==> flow/design.v <==
		module cordic_vec(clk,a0,b0,r,ang);
input signed[15:0]a0,b0;
input clk;
  output signed [15:0]r,ang;
  wire signed [15:0] a1,a2,a3,a4,a5,a6,a7,a8,a9,a10,a11,a12,a13,a14,a15,a16;
  wire signed [15:0] b1,b2,b3,b4,b5,b6,b7,b8,b9,b10,b11,b12,b13,b14,b15,b16;
  wire signed [15:0] angle_x1,angle_x2,angle_x3,angle_x4,angle_x5,angle_x6,angle_x7,angle_x8,angle_x9,angle_x10,angle_x11,angle_x12,angle_x13,angle_x14,angle_x15,angle_x16;
wire signed [15:0] v = 16'd0607;
  vec k1(clk,a0,b0,b0,4'b0,16'b0,a1,b1,angle_x1);
  vec k2(clk,a1,b1,b1,4'd1,angle_x1,a2,b2,angle_x2);
  vec k3(clk,a2,b2,b2,4'd2,angle_x2,a3,b3,angle_x3);
  vec k4(clk,a3,b3,b3,4'd3,angle_x3,a4,b4,angle_x4);
  vec k5(clk,a4,b4,b4,4'd4,angle_x4,a5,b5,angle_x5);
  vec k6(clk,a5,b5,b5,4'd5,angle_x5,a6,b6,angle_x6);
  vec k7(clk,a6,b6,b6,4'd6,angle_x6,a7,b7,angle_x7);
  vec k8(clk,a7,b7,b7,4'd7,angle_x7,a8,b8,angle_x8);
  vec k9(clk,a8,b8,b8,4'd8,angle_x8,a9,b9,angle_x9);
  vec k10(clk,a9,b9,b9,4'd9,angle_x9,a10,b10,angle_x10);
  vec k11(clk,a10,b10,b10,4'd10,angle_x10,a11,b11,angle_x11);
  vec k12(clk,a11,b11,b11,4'd11,angle_x11,a12,b12,angle_x12);
  vec k13(clk,a12,b12,b12,4'd12,angle_x12,a13,b13,angle_x13);
  vec k14(clk,a13,b13,b13,4'd13,angle_x13,a14,b14,angle_x14);
  vec k15(clk,a14,b14,b14,4'd14,angle_x14,a15,b15,angle_x15);
  vec k16(clk,a15,b15,b15,4'd15,angle_x15,a16,b16,angle_x16);
assign  r=v*a16/1000;
assign ang=angle_x16;
endmodule
  module vec(clk,a,b,z,i,angle_y,af,bf,angle_x);
    input signed [15:0]a,b,angle_y,z;
  input clk;
  input [3:0]i;
  output reg signed [15:0]af,bf,angle_x;
    wire [15:0]angle[15:0];
  assign angle[0]=16'd45000;
  assign angle[1]=16'd26570;
  assign angle[2]=16'd14040;
  assign angle[3]=16'd7130;
  assign angle[4]=16'd3580;
  assign angle[5]=16'd1790;
  assign angle[6]=16'd0895;
  assign angle[7]=16'd0448;
  assign angle[8]=16'd0224;
  assign angle[9]=16'd0112;
  assign angle[10]=16'd0056;
  assign angle[11]=16'd0028;
  assign angle[12]=16'd0013;
  assign angle[13]=16'd0007;
  assign angle[14]=16'd0003;
  assign angle[15]=16'd0001;
  always@(posedge clk)
    begin
      if(z < 0)  
   begin
     af<= a - (b>>>i);
     bf<= b + (a>>>i);
     angle_x<=angle_y-angle[i];
     end
  else
    begin
      af<=a+(b>>>i);
      bf<=b-(a>>>i);
      angle_x<=angle_y+angle[i];
      end
    end 
endmodule
---- From RTL to reports: cordic_vec ----
The steps from the RTL of cordic_vec to its reports follow in flow order.
Lines are those of the file above, counted from 1.
Operators carry their Yosys type and port widths (W data, S select, Z words).
Cell names lack the library's common part.
Not given: -
design
  top ..................................... cordic_vec
  clock port .............................. clk
  standard-cell library ................... sky130hd
  corner .................................. tt_025C_1v80

---- Word level ----
Counts by Yosys on the flattened word-level netlist (proc, flatten, opt, wreduce; memories kept). Register bits leave out memories and registers merged into their read ports (data or address); mux counts leave out enables and synchronous resets folded into registers. Print and check cells are left out. Cells with the same type and inputs are merged into one.
bit counts
  bits in latches ......................... 0
  bits of input ports ..................... 33
  output and inout port bits .............. 32
  word-level cells ........................ 234
  memories ................................ 0
  RAM bits ................................ 0
  bits in registers ....................... 752
  clocked read ports x word width ......... 0
  memory bits (read-only) ................. 0
cells by class
  mux-type cells .......................... 77
  multipliers ............................. 1
  bitwise operators ....................... 0
  reduce/logical cells .................... 0
  order comparisons ....................... 16
  add/subtract/negate cells ............... 92
  divide/modulo/power cells ............... 1
  eq/ne operators ......................... 0
  shifts and indexed selects .............. 0
operators by type and width
  kind                      count
  $mux W16                  77
  $div A32 B11 Y32 const B  1
  $mul A11 B16 Y27 const A  1
  $sub A16 B16 Y16          17
  $lt A16 B1 Y1 const B     16
  $add A16 B16 Y16          16
  $add A16 B10 Y16          2
  $sub A16 B10 Y16          2
  $add A16 B11 Y16          2
  $sub A16 B11 Y16          2
  $add A16 B12 Y16          2
  $sub A16 B12 Y16          2
  $add A16 B13 Y16          2
  $sub A16 B13 Y16          2
  $add A16 B14 Y16          2
  $sub A16 B14 Y16          2
  $add A16 B15 Y16          2
  $sub A16 B15 Y16          2
  $add A16 B2 Y16           2
  $sub A16 B2 Y16           2
  $add A16 B3 Y16           2
  $sub A16 B3 Y16           2
  $add A16 B4 Y16           2
  $sub A16 B4 Y16           2
  $add A16 B5 Y16           2
  $sub A16 B5 Y16           2
  $add A16 B6 Y16           2
  $sub A16 B6 Y16           2
Other operator kinds: 9; their cells: 15.

---- Longest topological paths ----
Longest topological path by Yosys (ltp), each cell counted once; first at word level (registers and memories cut), then after technology mapping (sequential cells cut; the memories' decode and read muxes count).
depth
  depth in word-level cells ............... 4
  ABC_AREA ................................ 0
  depth in mapped cells ................... 79

---- Netlist ----
The flow's flattened synthesis, as Yosys stat reports it; memories are mapped. The netlist is that of the ABC_AREA named above (0 if unset); the other value can give another one.
synthesis totals
  mapped area ............................. 0.0541945 mm²
  flip-flop cells ......................... 699
  cells in the netlist .................... 6109
cells by type
  type      count  total area (µm²)
  dfxtp_1   699    1.4E+04
  ha_1      784    9.81E+03
  xnor2_1   585    5.12E+03
  a21oi_1   687    3.44E+03
  inv_1     727    2.73E+03
  xor2_1    310    2.72E+03
  fa_1      119    2.38E+03
  o21bai_1  283    2.12E+03
  nor2_1    355    1.33E+03
  a21o_1    174    1.31E+03
  o21ai_0   243    1.22E+03
  nand2_1   200    750.72
  nor3_1    114    570.547
  mux2i_1   39     390.374
  mux2_2    25     281.52
  nand3_1   52     260.25
  a31oi_1   35     218.96
  clkbuf_1  52     195.187
Other cell types: 130; their cells: 626.
By module: a second synthesis without flattening, with its own total; a netlist apart from the flattened one above.
unflattened totals
  cell total of the unflattened synthesis .. 12024
  area (unflattened synthesis) ............ 0.0999496 mm²
Rows give one instance, submodules left out.
modules
  module      area (mm²)  cells  sequential area (mm²)  instances
  vec         0.0055778   665    0.0009609              16
  cordic_vec  0.010704    1384   0                      1

---- Timing after synthesis ----
OpenSTA on the mapped netlist: ideal clock, no wires. The path of least setup slack (recovery checks aside). Input and output delay are each 20% of the period. Register names are those of the netlist, which keeps one name where synthesis merged equal registers.
timing path after synthesis
  path kind ............................... register -> output
  start point ............................. reg k16.af[15]
  end point ............................... out r[8]
  period .................................. 32000 ps
  time at the first pin ................... 0 ps
  data arrival time ....................... 18035 ps
  buffers on the path ..................... 6
  output delay ............................ 6400 ps
  stages .................................. 68
  delay of the path ....................... 18035 ps
  slack ................................... 7565 ps
  synthesis period reached ................ 24435 ps
"delay of the path" = arrival - input delay + setup time.
A path that ends at an output port has no setup time.
"stages" counts driving pins, that of a launching flip-flop among them; a cell with two outputs on the path counts twice.
"synthesis period reached" = period - worst setup slack (recovery checks aside). The figure is calculated, with input and output delays left at 20% of the set period.
Between the ends stands the longest chain of elaborated cells between them, by number of cells; it is not shown to be the way that was timed. Of several equally long chains one is given.
A line is the first line of the expression or statement that the cell stems from. Yosys adds cells for indexed reads and writes and turns some case tables into memories.
between the ends, after synthesis
  path through ............................ dfxtp_1 -> fa_1 -> ha_1 -> fa_1 -> fa_1 -> inv_1 -> fa_1 -> inv_1 -> ha_1 -> buf_4 -> and3_1 -> or4b_1 -> o41ai_1 -> nor2_1 -> o41a_1 -> and2_1 -> buf_6 -> or3_1 -> [... 32 more ...] -> o31a_1 -> buf_4 -> o2111ai_2 -> xor2_2 -> o22ai_2 -> a21oi_2 -> o41a_1 -> a2111oi_2 -> o21ai_2 -> and2_4 -> buf_6 -> a2111o_1 -> a221o_1 -> a221oi_4 -> ha_1 -> and2_1 -> a31oi_1 -> xnor2_1
  length of the longest elaborated chain .. 2
ends and longest elaborated chain, after synthesis
  element           RTL line  RTL
  start, declared   32        output reg signed [15:0]af,bf,angle_x;
  start, assigned   54        af<= a - (b>>>i);
  start, assigned   60        af<=a+(b>>>i);
  $mul A11 B16 Y27  25        assign  r=v*a16/1000;
  $div A32 B11 Y32  25
  end, declared     4         output signed [15:0]r,ang;

---- Path in the finished layout ----
Path of least setup slack in the final report of entry B (OpenROAD, finished layout, wires in). Where an end is a register, its clock arrival counts in the times.
The report prints the path's times to 10 ps; the period is as set.
timing path after layout
  path kind ............................... register -> output
  start point ............................. reg k16.af[8]
  end point ............................... out r[6]
  stages .................................. 62
  slack ................................... 1140 ps
  output delay ............................ 5880 ps
  buffers on the path ..................... 1
  period .................................. 29400 ps
  data arrival time ....................... 22380 ps
  time at the first pin ................... 640 ps
Between the ends stands the longest chain of elaborated cells between them, by number of cells; it is not shown to be the way that was timed. Of several equally long chains one is given.
between the ends, after layout
  path through ............................ dfxtp_1 -> fa_1 -> ha_1 -> fa_1 -> fa_1 -> inv_1 -> fa_1 -> inv_1 -> ha_1 -> nand3_1 -> a211o_1 -> o21a_1 -> xnor2_1 -> or4_1 -> a2111oi_0 -> nand4_1 -> nor3_1 -> nor2_1 -> [... 26 more ...] -> a41o_1 -> o31a_1 -> o2111ai_2 -> xnor2_1 -> nand3_1 -> o32ai_1 -> a21oi_1 -> a2111oi_2 -> o21ai_2 -> and2_4 -> a2111o_1 -> a221o_1 -> a221oi_4 -> ha_1 -> and2_1 -> a21oi_1 -> xnor2_1 -> clkdlybuf4s50_1
  length of the longest elaborated chain .. 2
ends and longest elaborated chain, after layout
  element           RTL line  RTL
  start, declared   32        output reg signed [15:0]af,bf,angle_x;
  start, assigned   54        af<= a - (b>>>i);
  start, assigned   60        af<=a+(b>>>i);
  $mul A11 B16 Y27  25        assign  r=v*a16/1000;
  $div A32 B11 Y32  25
  end, declared     4         output signed [15:0]r,ang;

Subject: cordic_vec on sky130hd, stored results

Hello all,

Settings and measured results of 3 stored flow runs for module cordic_vec (sky130hd), not sorted in any way. The constraints put input and output delay at 20% of the set period each and load the outputs with 0.01 pF.
"worst setup path time" is the time allowed to the run's worst setup path (the clock period less input and output delay, where it has them) less its slack. Clock arrival times count: a late capture clock shortens it, a late launch clock lengthens it.
"worst setup path time" is known to 10 ps.

---- entry A ----
settings
  CAP_MARGIN = 30
  CELL_PAD_IN_SITES_DETAIL_PLACEMENT = 0
  CELL_PAD_IN_SITES_GLOBAL_PLACEMENT = 3
  CORE_ASPECT_RATIO = 1.65
  CORE_MARGIN = 6
  CORE_UTILIZATION = 50
  PLACE_DENSITY_LB_ADDON = 0.3
  SLEW_MARGIN = 35
  TNS_END_PERCENT = 90
  period_ns = 27.6
results
  no final report: placement broke off with FLW-0024

---- entry B ----
settings
  CORE_UTILIZATION = 40
  SETUP_SLACK_MARGIN = -1.43
  period_ns = 29.4
  CAP_MARGIN = 20
  CORE_MARGIN = 2
  SLEW_MARGIN = 20
results
  cell area after synthesis ............... 0.0541945 mm²
  total negative slack .................... 0 ps
  worst setup path time ................... 22380 ps
  kind of the worst setup path ............ register -> output
  worst setup slack after layout .......... 1144 ps
  standard-cell area after layout ......... 0.059467 mm²
  utilization after layout ................ 44.1 %
  die footprint ........................... 0.138447 mm²

---- entry C ----
settings
  ABC_AREA = 1
  CELL_PAD_IN_SITES_DETAIL_PLACEMENT = 2
  CELL_PAD_IN_SITES_GLOBAL_PLACEMENT = 1
  CORE_ASPECT_RATIO = 1.77
  CORE_UTILIZATION = 36
  CTS_CLUSTER_DIAMETER = 143
  CTS_CLUSTER_SIZE = 67
  MAX_ROUTING_LAYER = met4
  MIN_ROUTING_LAYER = met2
  PLACE_DENSITY_LB_ADDON = 0.19
  SETUP_SLACK_MARGIN = 5.0
  TNS_END_PERCENT = 20
  period_ns = 35.0
  CAP_MARGIN = 20
  CORE_MARGIN = 2
  SLEW_MARGIN = 20
results
  cell area after synthesis ............... 0.0542045 mm²
  total negative slack .................... 0 ps
  worst setup path time ................... 18560 ps
  kind of the worst setup path ............ register -> output
  worst setup slack after layout .......... 9441 ps
  standard-cell area after layout ......... 0.057828 mm²
  utilization after layout ................ 38.6 %
  die footprint ........................... 0.153814 mm²

Thanks
